==> flow/design.v <==
`timescale 1ns/1ps
`default_nettype none
module half_adder_1(a, b, sum, c_out);
input wire a, b;
output logic sum, c_out;
always_comb begin
  sum = a ^ b; 
  c_out = a & b;
end
endmodule
`timescale 1ns/1ps
`default_nettype none
module full_adder_1(a, b, c_in, sum, c_out);
input wire a, b, c_in;
output logic sum, c_out;
logic a_bar;
logic b_bar;
logic c_in_bar;
always_comb begin
  a_bar = ~a;
  b_bar = ~b;
  c_in_bar = ~c_in;
  sum = (a_bar & b_bar & c_in) | (a_bar & b & c_in_bar) | (a & b_bar & c_in_bar) | (a & b & c_in);
  c_out = (b & c_in) | (a & b) | (a & c_in);
end
endmodule
`timescale 1ns/1ps
`default_nettype none
module full_adder_2(a, b, sum, c_out);
input wire [1:0] a, b;
output logic [1:0] sum;
output logic c_out;
logic half_adder_1_0_c_out;
half_adder_1 HALF_ADDER_1_0 (.a(a[0]), .b(b[0]), .sum(sum[0]), .c_out(half_adder_1_0_c_out));
full_adder_1 FULL_ADDER_1_0 (.a(a[1]), .b(b[1]), .c_in(half_adder_1_0_c_out), .sum(sum[1]), .c_out(c_out));
endmodule
`timescale 1ns/1ps
`default_nettype none
module full_adder_3(a, b, c_in, sum, c_out);
input wire [2:0] a;
input wire b, c_in;
output logic [2:0] sum;
output logic c_out;
logic full_adder_1_0_c_out;
logic full_adder_1_1_c_out;
full_adder_1 FULL_ADDER_1_0 (.a(a[0]), .b(b), .c_in(c_in), .sum(sum[0]), .c_out(full_adder_1_0_c_out));
full_adder_1 FULL_ADDER_1_1 (.a(a[1]), .b(1'b0), .c_in(full_adder_1_0_c_out), .sum(sum[1]), .c_out(full_adder_1_1_c_out));
full_adder_1 FULL_ADDER_1_2 (.a(a[2]), .b(1'b0), .c_in(full_adder_1_1_c_out), .sum(sum[2]), .c_out(c_out));
endmodule
`timescale 1ns/1ps
`default_nettype none
module adder_8_1_bits(a, sum, c_out);
input wire [7:0] a;
output logic [2:0] sum;
output logic c_out;
logic full_adder_1_0_sum, full_adder_1_0_c_out, full_adder_1_1_sum, full_adder_1_1_c_out, full_adder_2_0_c_out;
logic [1:0] full_adder_2_0_sum;
full_adder_1 FULL_ADDER_1_0(.a(a[0]), .b(a[1]), .c_in(a[2]), .sum(full_adder_1_0_sum), .c_out(full_adder_1_0_c_out));
full_adder_1 FULL_ADDER_1_1(.a(a[3]), .b(a[4]), .c_in(a[5]), .sum(full_adder_1_1_sum), .c_out(full_adder_1_1_c_out));
full_adder_2 FULL_ADDER_2_0(.a({full_adder_1_0_c_out, full_adder_1_0_sum}), .b({full_adder_1_1_c_out, full_adder_1_1_sum}), .sum(full_adder_2_0_sum), .c_out(full_adder_2_0_c_out));
full_adder_3 FULL_ADDER_3_0(.a({full_adder_2_0_c_out, full_adder_2_0_sum}), .b(a[6]), .c_in(a[7]), .sum(sum), .c_out(c_out));
endmodule
`timescale 1ns/1ps
`default_nettype none
module comparator(live, neighbors, out);
input wire live;
input wire [2:0] neighbors;
output logic out;
always_comb begin
  out = (live & ~neighbors[2] & neighbors[1] & ~neighbors[0]) | (~neighbors[2] & neighbors[1] & neighbors[0]);
end
endmodule
`default_nettype none
`timescale 1ns/1ps
module conway_cell(clk, rst, ena, state_0, state_d, state_q, neighbors);
input wire clk;
input wire rst;
input wire ena;
input wire state_0;
output logic state_d;  
output logic state_q;
input wire [7:0] neighbors;
logic [2:0] sum;
logic c_out;
adder_8_1_bits ADDER_8_1(
    .a(neighbors),
    .sum(sum),
    .c_out(c_out)
    );
comparator COMPARATOR(
    .live(state_q),
    .neighbors(sum),
    .out(state_d)
    );
always_ff @(posedge clk ) begin
    if (rst == 1) begin
        state_q <= state_0;
    end
    else if (ena == 1) begin
        state_q <= state_d;
    end
end
endmodule
`timescale 1ns/1ps
module decoder_1_to_2(ena, in, out);
input wire ena;
input wire in;
output logic [1:0] out;
logic in_bar;
always_comb begin
  out[1] = in & ena;
  in_bar = ~ in;
  out[0] = in_bar & ena;
end
endmodule
`timescale 1ns/1ps
module decoder_2_to_4(ena, in, out);
input wire ena;
input wire [1:0] in;
output logic [3:0] out;
logic b_bar;
logic [1:0] decoder_0_out;
logic [1:0] decoder_1_out;
decoder_1_to_2 DECODER_0 (.ena(b_bar), .in(in[0]), .out(decoder_0_out[1:0]));
decoder_1_to_2 DECODER_1 (.ena(in[1]), .in(in[0]), .out(decoder_1_out[1:0]));
always_comb begin
    b_bar = ~ in[1];
    out[3] = decoder_1_out[1] & ena;
    out[2] = decoder_1_out[0] & ena;
    out[1] = decoder_0_out[1] & ena;
    out[0] = decoder_0_out[0] & ena;
end
endmodule
`timescale 1ns/1ps
module decoder_3_to_8(ena, in, out);
input wire ena;
input wire [2:0] in;
output logic [7:0] out;
logic c_bar;
logic [3:0] decoder_0_out;
logic [3:0] decoder_1_out;
decoder_2_to_4 DECODER_0 (.ena(c_bar), .in(in[1:0]), .out(decoder_0_out));
decoder_2_to_4 DECODER_1 (.ena(in[2]), .in(in[1:0]), .out(decoder_1_out));
always_comb begin
  c_bar = ~in[2];
  out[7] = decoder_1_out[3] & ena;
  out[6] = decoder_1_out[2] & ena;
  out[5] = decoder_1_out[1] & ena;
  out[4] = decoder_1_out[0] & ena;
  out[3] = decoder_0_out[3] & ena;
  out[2] = decoder_0_out[2] & ena;
  out[1] = decoder_0_out[1] & ena;
  out[0] = decoder_0_out[0] & ena;
end
endmodule
`default_nettype none
`timescale 1ns/1ps
module led_array_driver(ena, x, cells, rows, cols);
parameter N=8;  
parameter ROWS=N;
parameter COLS=N;
input wire ena;
input wire [$clog2(N):0] x;
input wire [N*N-1:0] cells;
output logic [N-1:0] rows;
output logic [N-1:0] cols;
initial begin
  if ((N <= 0) || (N > 8)) begin
    $error("N must be within 0 and 8.");
  end
  if (ROWS != COLS) begin
    $error("Non square led arrays are not supported. (%dx%d)", ROWS, COLS);
  end
  if (ROWS < N) begin
    $error("ROWS/COLS must be >= than the size of the Conway Grid.");
  end
end
wire [N-1:0] x_decoded;
decoder_3_to_8 COL_DECODER(ena, x[$clog2(N)-1:0], x_decoded);
always_comb begin
  cols = x_decoded;
  rows[0] = ~cells[x*ROWS];
  rows[1] = ~cells[x*ROWS + 1];
  rows[2] = ~cells[x*ROWS + 2];
  rows[3] = ~cells[x*ROWS + 3];
  rows[4] = ~cells[x*ROWS + 4];
  rows[5] = ~cells[x*ROWS + 5];
  rows[6] = ~cells[x*ROWS + 6];
  rows[7] = ~cells[x*ROWS + 7];
end
endmodule
`default_nettype none  
module main(clk, buttons, init_cells, leds, rgb, cols, rows);
parameter game_divider = 8;  
parameter display_divider = 2;  
parameter N = 8;  
parameter M = N + 2;  
initial if (N < 3) $error("N has to be >= 3 to make for interesting patterns.");
initial if (M !== (N+2)) $error("M must N+2=%d, not %d", N+2,M);  
input wire clk;
input wire [1:0] buttons;
logic rst; always_comb rst = buttons[0];  
input wire [N*N-1:0] init_cells;  
output logic [1:0] leds;
output logic [2:0] rgb;
output wire [N-1:0] cols;
output wire [N-1:0] rows;
logic [game_divider:0] game_counter;
logic [display_divider:0] display_counter;
logic rst_game; always_comb rst_game = buttons[0] | buttons[1];
logic step_game;
logic [$clog2(N):0] x;
wire [M*M-1:0] bordered_cells_q;  
wire [M*M-1:0] bordered_cells_d; 
logic [M*M-1:0] bordered_cells_0;  
logic [N*N-1:0] cells_q;  
logic [N*N-1:0] cells_0;  
always_comb begin : io_logic 
    leds[0] = buttons[0] ^ buttons[1];
    leds[1] = buttons[0] & buttons[1];
    rgb[0] = ~( buttons[0] & ~buttons[1]);
    rgb[1] = ~(~buttons[0] &  buttons[1]);
    rgb[2] = ~( buttons[0] &  buttons[1]);
end
led_array_driver #(.ROWS(N), .COLS(N), .N(N)) LED_DRIVER (
  .ena(1'b1),
  .cells(cells_q),
  .x(x),
  .rows(rows[N-1:0]),
  .cols(cols[N-1:0])
);
generate
  genvar r;
  for (r = 0; r < M; r = r + 1) begin : init_rows
    if ((r == 0) || (r == M-1)) begin : border_row
      always_comb bordered_cells_0[M*(r+1)-1:M*r] = 0;
    end else begin : inner_row
      always_comb bordered_cells_0[M*(r+1)-1:M*r] = {1'b0, init_cells[N*r-1:N*(r-1)], 1'b0};
    end
  end
endgenerate
function int cell_index(int i, int j);
  cell_index = M*j + i;
endfunction
generate
  genvar i;
  genvar j;
  for (i = 0; i < M; i = i + 1) begin : cells_x
    for (j = 0; j < M; j = j + 1) begin : cells_y
      if ( (i > 0) && (i < (M-1)) && (j > 0) && (j < (M-1)) ) begin
        conway_cell CELL(
          .clk(clk), .rst(rst_game), .ena(step_game),
          .neighbors({
            bordered_cells_q[cell_index(i-1, j-1)],
            bordered_cells_q[cell_index(i-1, j  )],
            bordered_cells_q[cell_index(i-1, j+1)],
            bordered_cells_q[cell_index(i  , j+1)],
            bordered_cells_q[cell_index(i+1, j+1)],
            bordered_cells_q[cell_index(i+1, j  )],
            bordered_cells_q[cell_index(i+1, j-1)],
            bordered_cells_q[cell_index(i  , j-1)]
          }),
          .state_0(bordered_cells_0[cell_index(i, j)]),
          .state_d(bordered_cells_d[cell_index(i, j)]),
          .state_q(bordered_cells_q[cell_index(i, j)])
        );
      end else begin  
        assign bordered_cells_q[cell_index(i,j)] = bordered_cells_0[cell_index(i,j)];
        assign bordered_cells_d[cell_index(i,j)] = 0;
      end
    end
  end
  for (i = 0; i < N; i = i + 1) begin
    always_comb begin
        cells_q[N*(i+1)-1:N*i] = bordered_cells_q[M*(i+2)-2:M*(i+1)+1];
        cells_0[N*(i+1)-1:N*i] = bordered_cells_0[M*(i+2)-2:M*(i+1)+1];
    end
  end
endgenerate
parameter faster_divider = 15;
always_ff @(posedge clk) begin : clocks_and_dividers  
  if (rst) begin
      game_counter <= 0;
      display_counter <= 0;
      x <= 0;
  end
  else begin
      if (game_counter[game_divider]) begin
        game_counter <= 0;
      end
      else begin 
        game_counter <= game_counter + 1;
      end
      if(display_counter[display_divider]) begin
        display_counter <= 0;
        if(x >= (N-1)) begin
          x <= 0;
        end
        else begin
          x <= x + 1;
        end
      end
      else begin
        display_counter <= display_counter + 1;
      end
  end
end  
always_comb step_game = game_counter[game_divider];  
endmodule
`default_nettype wire  
* Reports on main
The steps from the RTL of main to its reports follow in flow order. Lines are those of the file above, counted from 1. Library cell names are shortened. The mark -- stands for no value.
Inputs: design top main, clock input clk, standard-cell library sky130hd, timing corner tt_025C_1v80

* Word level
Counts by Yosys on the flattened word-level netlist (proc, flatten, opt, wreduce; memories kept). Register bits leave out memories and registers merged into their read ports (data or address). Print and check cells are left out. Cells with the same type and inputs are merged into one.
Bit counts: flip-flop bits (word level) 80, bits in latches 0, RAM bits 0, ROM bits 0, clocked read ports x word width 0, memories 0, input port bits 67, output and inout bits 21, elaborated cells 4306
Operators by class: $add $sub $neg 10, multipliers 0, divide/modulo/power cells 0, magnitude comparators 1, eq/ne operators 0, shift-type cells 8, multiplexer cells 129, bitwise gates (word level) 4088, reduce/logical cells 3
Operators with widths (count):
- 1-bit bitwise AND | 2301
- 1-bit OR | 1112
- 1-bit NOT | 619
- 64-bit by 32-bit variable part select with 1-bit output | 7
- 1-bit 2-to-1 mux | 128
- 64-bit by 8-bit variable part select with 1-bit output | 1
- 1-bit XOR | 56
- 7-bit by 3-bit adder with 8-bit output (second input constant) | 4
- 7-bit by 2-bit adder with 8-bit output (second input constant) | 2
- 9-bit by 1-bit adder with 9-bit output (second input constant) | 1
- 7-bit by 1-bit adder with 8-bit output (second input constant) | 1
- 2-bit OR reduction | 2
- 4-bit by 1-bit adder with 4-bit output (second input constant) | 1
- 4-bit by 3-bit >= comparator with 1-bit output (second input constant) | 1
- 4-bit 2-to-1 mux | 1
- 3-bit by 1-bit adder with 3-bit output (second input constant) | 1
- 2-bit nonzero test | 1

* Depth
Yosys ltp: most cells in a row. Word level: on the elaborated netlist, between registers, memories and ports. Mapped: between sequential cells and ports; inverters and the memories' decode and read muxes count.
Depth: depth in word-level cells 23, ABC_AREA 0, depth in mapped cells 11, depth with buffers taken out 11

* After synthesis
Yosys stat after the flow's synthesis: flattened, memories mapped to cells. It holds for the ABC_AREA given above (unset counts as 0); a run with the other value may have another netlist. The area totals of this step are shown rounded.
Mapped netlist: cells in the netlist 1132, chip area (Yosys) 12000 sq um, sequential area 2200 sq um, mapped flip-flops 80, buffers 24
Cell types:
- fa_1 | count 196, total area 3.92E+03 sq um
- edfxtp_1 | count 64, total area 1.92E+03 sq um
- ha_1 | count 151, total area 1.89E+03 sq um
- inv_1 | count 369, total area 1.39E+03 sq um
- a31o_2 | count 42, total area 367.853 sq um
- mux4_1 | count 13, total area 341.578 sq um
- xor2_1 | count 37, total area 324.061 sq um
- dfxtp_1 | count 16, total area 320.307 sq um
- nor2b_1 | count 45, total area 281.52 sq um
- a21oi_1 | count 48, total area 240.23 sq um
- nand2_1 | count 28, total area 105.101 sq um
- o211ai_1 | count 12, total area 90.086 sq um
- o22ai_1 | count 14, total area 87.584 sq um
- o21ai_0 | count 14, total area 70.067 sq um
- xnor2_1 | count 8, total area 70.067 sq um
- mux4_2 | count 3, total area 67.565 sq um
- a21o_1 | count 8, total area 60.058 sq um
- buf_2 | count 12, total area 60.058 sq um
Not listed: further types 22, cells in them 52. The figures by module come from a second, unflattened synthesis with its own total; it is not the netlist above.
Unflattened totals: cells (unflattened synthesis) 975, area total of the unflattened synthesis 14000 sq um
Rows give one instance, submodules left out.
Modules:
- full_adder_1 | instances 384, cells 1, area 20 sq um, seq. area 0.0 sq um
- conway_cell | instances 64, cells 3, area 51 sq um, seq. area 30 sq um
- comparator | instances 64, cells 2, area 16 sq um, seq. area 0.0 sq um
- half_adder_1 | instances 64, cells 1, area 13 sq um, seq. area 0.0 sq um
- main | instances 1, cells 79, area 700 sq um, seq. area 320 sq um
- led_array_driver | instances 1, cells 37, area 570 sq um, seq. area 0.0 sq um
- full_adder_3 | instances 64, cells 1, area 3.8 sq um, seq. area 0.0 sq um
- decoder_1_to_2 | instances 4, cells 2, area 16 sq um, seq. area 0.0 sq um
- decoder_2_to_4 | instances 2, cells 5, area 29 sq um, seq. area 0.0 sq um
- decoder_3_to_8 | instances 1, cells 9, area 54 sq um, seq. area 0.0 sq um
- adder_8_1_bits | instances 64, cells 0, area 0.0 sq um, seq. area 0.0 sq um
- full_adder_2 | instances 64, cells 0, area 0.0 sq um, seq. area 0.0 sq um

* Timing after synthesis
Path of least setup slack by OpenSTA after synthesis, without wires, with an ideal clock, recovery checks aside; 20% of the period is set as input and as output delay. Where synthesis merged equal registers, the netlist keeps one of their names.
Path post-synthesis: path kind input to register, from in buttons[0], to reg cells_x[1].cells_y[1].genblk1.CELL.state_q, clock period 7.0 ns, external input delay 1.400 ns, setup time 0.432 ns, launch time at the first pin 1.400 ns, data arrival time 3.612 ns, data required time 6.568 ns, slack 2.956 ns, delay of the path 2.644 ns, driving pins on the path 6, path buffers 3, period reached after synthesis 4.044 ns
"delay of the path" = arrival - input delay + setup time. "driving pins on the path": output pins that drive a net of the path, with the launching flip-flop's if there is one; two outputs of one cell count as two. "period reached after synthesis" is the clock period less the worst setup slack; recovery checks do not enter. This is arithmetic on one report: input and output delays are still those of the set period (20% each). Between the ends stands the longest chain of elaborated cells between them, by number of cells; it is not shown to be the way that was timed. Of several equally long chains one is given. A line is the first line of the expression or statement that the cell stems from. Yosys adds cells for indexed reads and writes and turns some case tables into memories. The path ends at the enable pin of a flip-flop; only ways to that pin are counted.
Between the ends, post-synthesis: cells stage by stage buf_2 > inv_1 > ha_1 > buf_2 > buf_2 > nand2b_1, cells in the longest elaborated chain 2, elaborated cells on any way between the ends 2, RTL lines with such cells 1, those cells by class 1 x logic; 1 x reduce/logical
RTL lines, path post-synthesis:
- from (decl) | RTL line 201 | input wire [1:0] buttons;
- 1-bit OR | RTL line 210 | logic rst_game; always_comb rst_game = buttons[0] | buttons[1];
- 2-bit nonzero test
- to (assign) | RTL line 97 | state_q <= state_0;
- to (assign) | RTL line 100 | state_q <= state_d;
- to (decl) | RTL line 81 | output logic state_q;

* Worst path after layout
From the final timing report of flow run 1: the path of least setup slack in the routed layout; clock arrival at registers is part of the times.
Path after layout: path kind register to output, from reg x[0], to out cols[4], clock period 4.28 ns, external output delay 0.86 ns, launch time at the first pin 0.35 ns, data arrival time 2.63 ns, data required time 3.42 ns, slack 0.79 ns, driving pins on the path 6, path buffers 2
Between the ends stands the longest chain of elaborated cells between them, by number of cells; it is not shown to be the way that was timed. Of several equally long chains one is given. At most two assigning lines are given for a register; there are more.
Between the ends, after layout: cells stage by stage dfxtp_1 > buf_2 > clkinv_1 > ha_1 > and2_1 > clkdlybuf4s50_1, cells in the longest elaborated chain 3, elaborated cells on any way between the ends 3, RTL lines with such cells 3, those cells by class 3 x logic
RTL lines, path after layout:
- from (decl) | RTL line 212 | logic [$clog2(N):0] x;
- from (assign) | RTL line 285 | x <= 0;
- from (assign) | RTL line 300 | x <= x + 1;
- 1-bit NOT | RTL line 112 | in_bar = ~ in;
- 1-bit bitwise AND | RTL line 113 | out[0] = in_bar & ena;
- 1-bit bitwise AND | RTL line 131 | out[0] = decoder_0_out[0] & ena;
- to (decl) | RTL line 206 | output wire [N-1:0] cols;

Top module main; platform sky130hd; tools Yosys and OpenROAD; 2 stored runs in no particular order. Input and output delays are each 20% of the period that was set; the output load is 0.01 pF.
By "period reached" is meant the clock period of the run minus its worst setup slack. This is arithmetic on one report: input and output delays are still those of the set period (20% each).
Values from the reports are rounded here.

[flow run 1] flow files
==> flow/run.sh <==
#!/bin/bash
# the make line also repeats the synthesis and layout settings of config.mk as NAME=value (left out here)
make -C /OpenROAD-flow-scripts/flow DESIGN_CONFIG=/design/flow/config.mk WORK_HOME=/design/flow/orfs CLKGATE_MAP_FILE= finish
==> flow/config.mk <==
export PLATFORM = sky130hd
export DESIGN_NAME = main
export DESIGN_NICKNAME = main
export VERILOG_FILES = /design/flow/design.v
export SDC_FILE = /design/flow/constraint.sdc
export NUM_CORES = 4
export LEC_CHECK = 0
export CAP_MARGIN = 15
export CELL_PAD_IN_SITES_GLOBAL_PLACEMENT = 1
export CORE_ASPECT_RATIO = 1.19
export CORE_MARGIN = 7
export CORE_UTILIZATION = 43
export GPL_ROUTABILITY_DRIVEN = 0
export GPL_TIMING_DRIVEN = 0
export PLACE_DENSITY_LB_ADDON = 0.24
export SLEW_MARGIN = 30
export TNS_END_PERCENT = 35
==> flow/constraint.sdc <==
create_clock -name core_clock -period 4.28 [get_ports {clk}]
set_input_delay 0.8560 -clock core_clock [delete_from_list [all_inputs] [get_ports {clk}]]
set_output_delay 0.8560 -clock core_clock [all_outputs]
set_load 0.01 [all_outputs]

[flow run 1] result: final setup TNS 0.000 ns; utilization 50 %; period reached 3.488 ns; standard-cell area after routing 14,000 sq um; area of the die 33,000 sq um; area of the synthesized netlist 12,000 sq um; setup slack of the worst path 0.79 ns

[flow run 2] flow files
==> flow/run.sh <==
#!/bin/bash
# the make line also repeats the synthesis and layout settings of config.mk as NAME=value (left out here)
make -C /OpenROAD-flow-scripts/flow DESIGN_CONFIG=/design/flow/config.mk WORK_HOME=/design/flow/orfs CLKGATE_MAP_FILE= finish
==> flow/config.mk <==
export PLATFORM = sky130hd
export DESIGN_NAME = main
export DESIGN_NICKNAME = main
export VERILOG_FILES = /design/flow/design.v
export SDC_FILE = /design/flow/constraint.sdc
export NUM_CORES = 4
export LEC_CHECK = 0
export CAP_MARGIN = 20
export CELL_PAD_IN_SITES_GLOBAL_PLACEMENT = 1
export CORE_ASPECT_RATIO = 1.19
export CORE_MARGIN = 8
export CORE_UTILIZATION = 40
export SLEW_MARGIN = 5
==> flow/constraint.sdc <==
create_clock -name core_clock -period 7.0 [get_ports {clk}]
set_input_delay 1.4000 -clock core_clock [delete_from_list [all_inputs] [get_ports {clk}]]
set_output_delay 1.4000 -clock core_clock [all_outputs]
set_load 0.01 [all_outputs]

[flow run 2] result: final setup TNS 0.000 ns; utilization 46 %; period reached 4.523 ns; standard-cell area after routing 14,000 sq um; area of the die 36,000 sq um; area of the synthesized netlist 12,000 sq um; setup slack of the worst path 2.5 ns
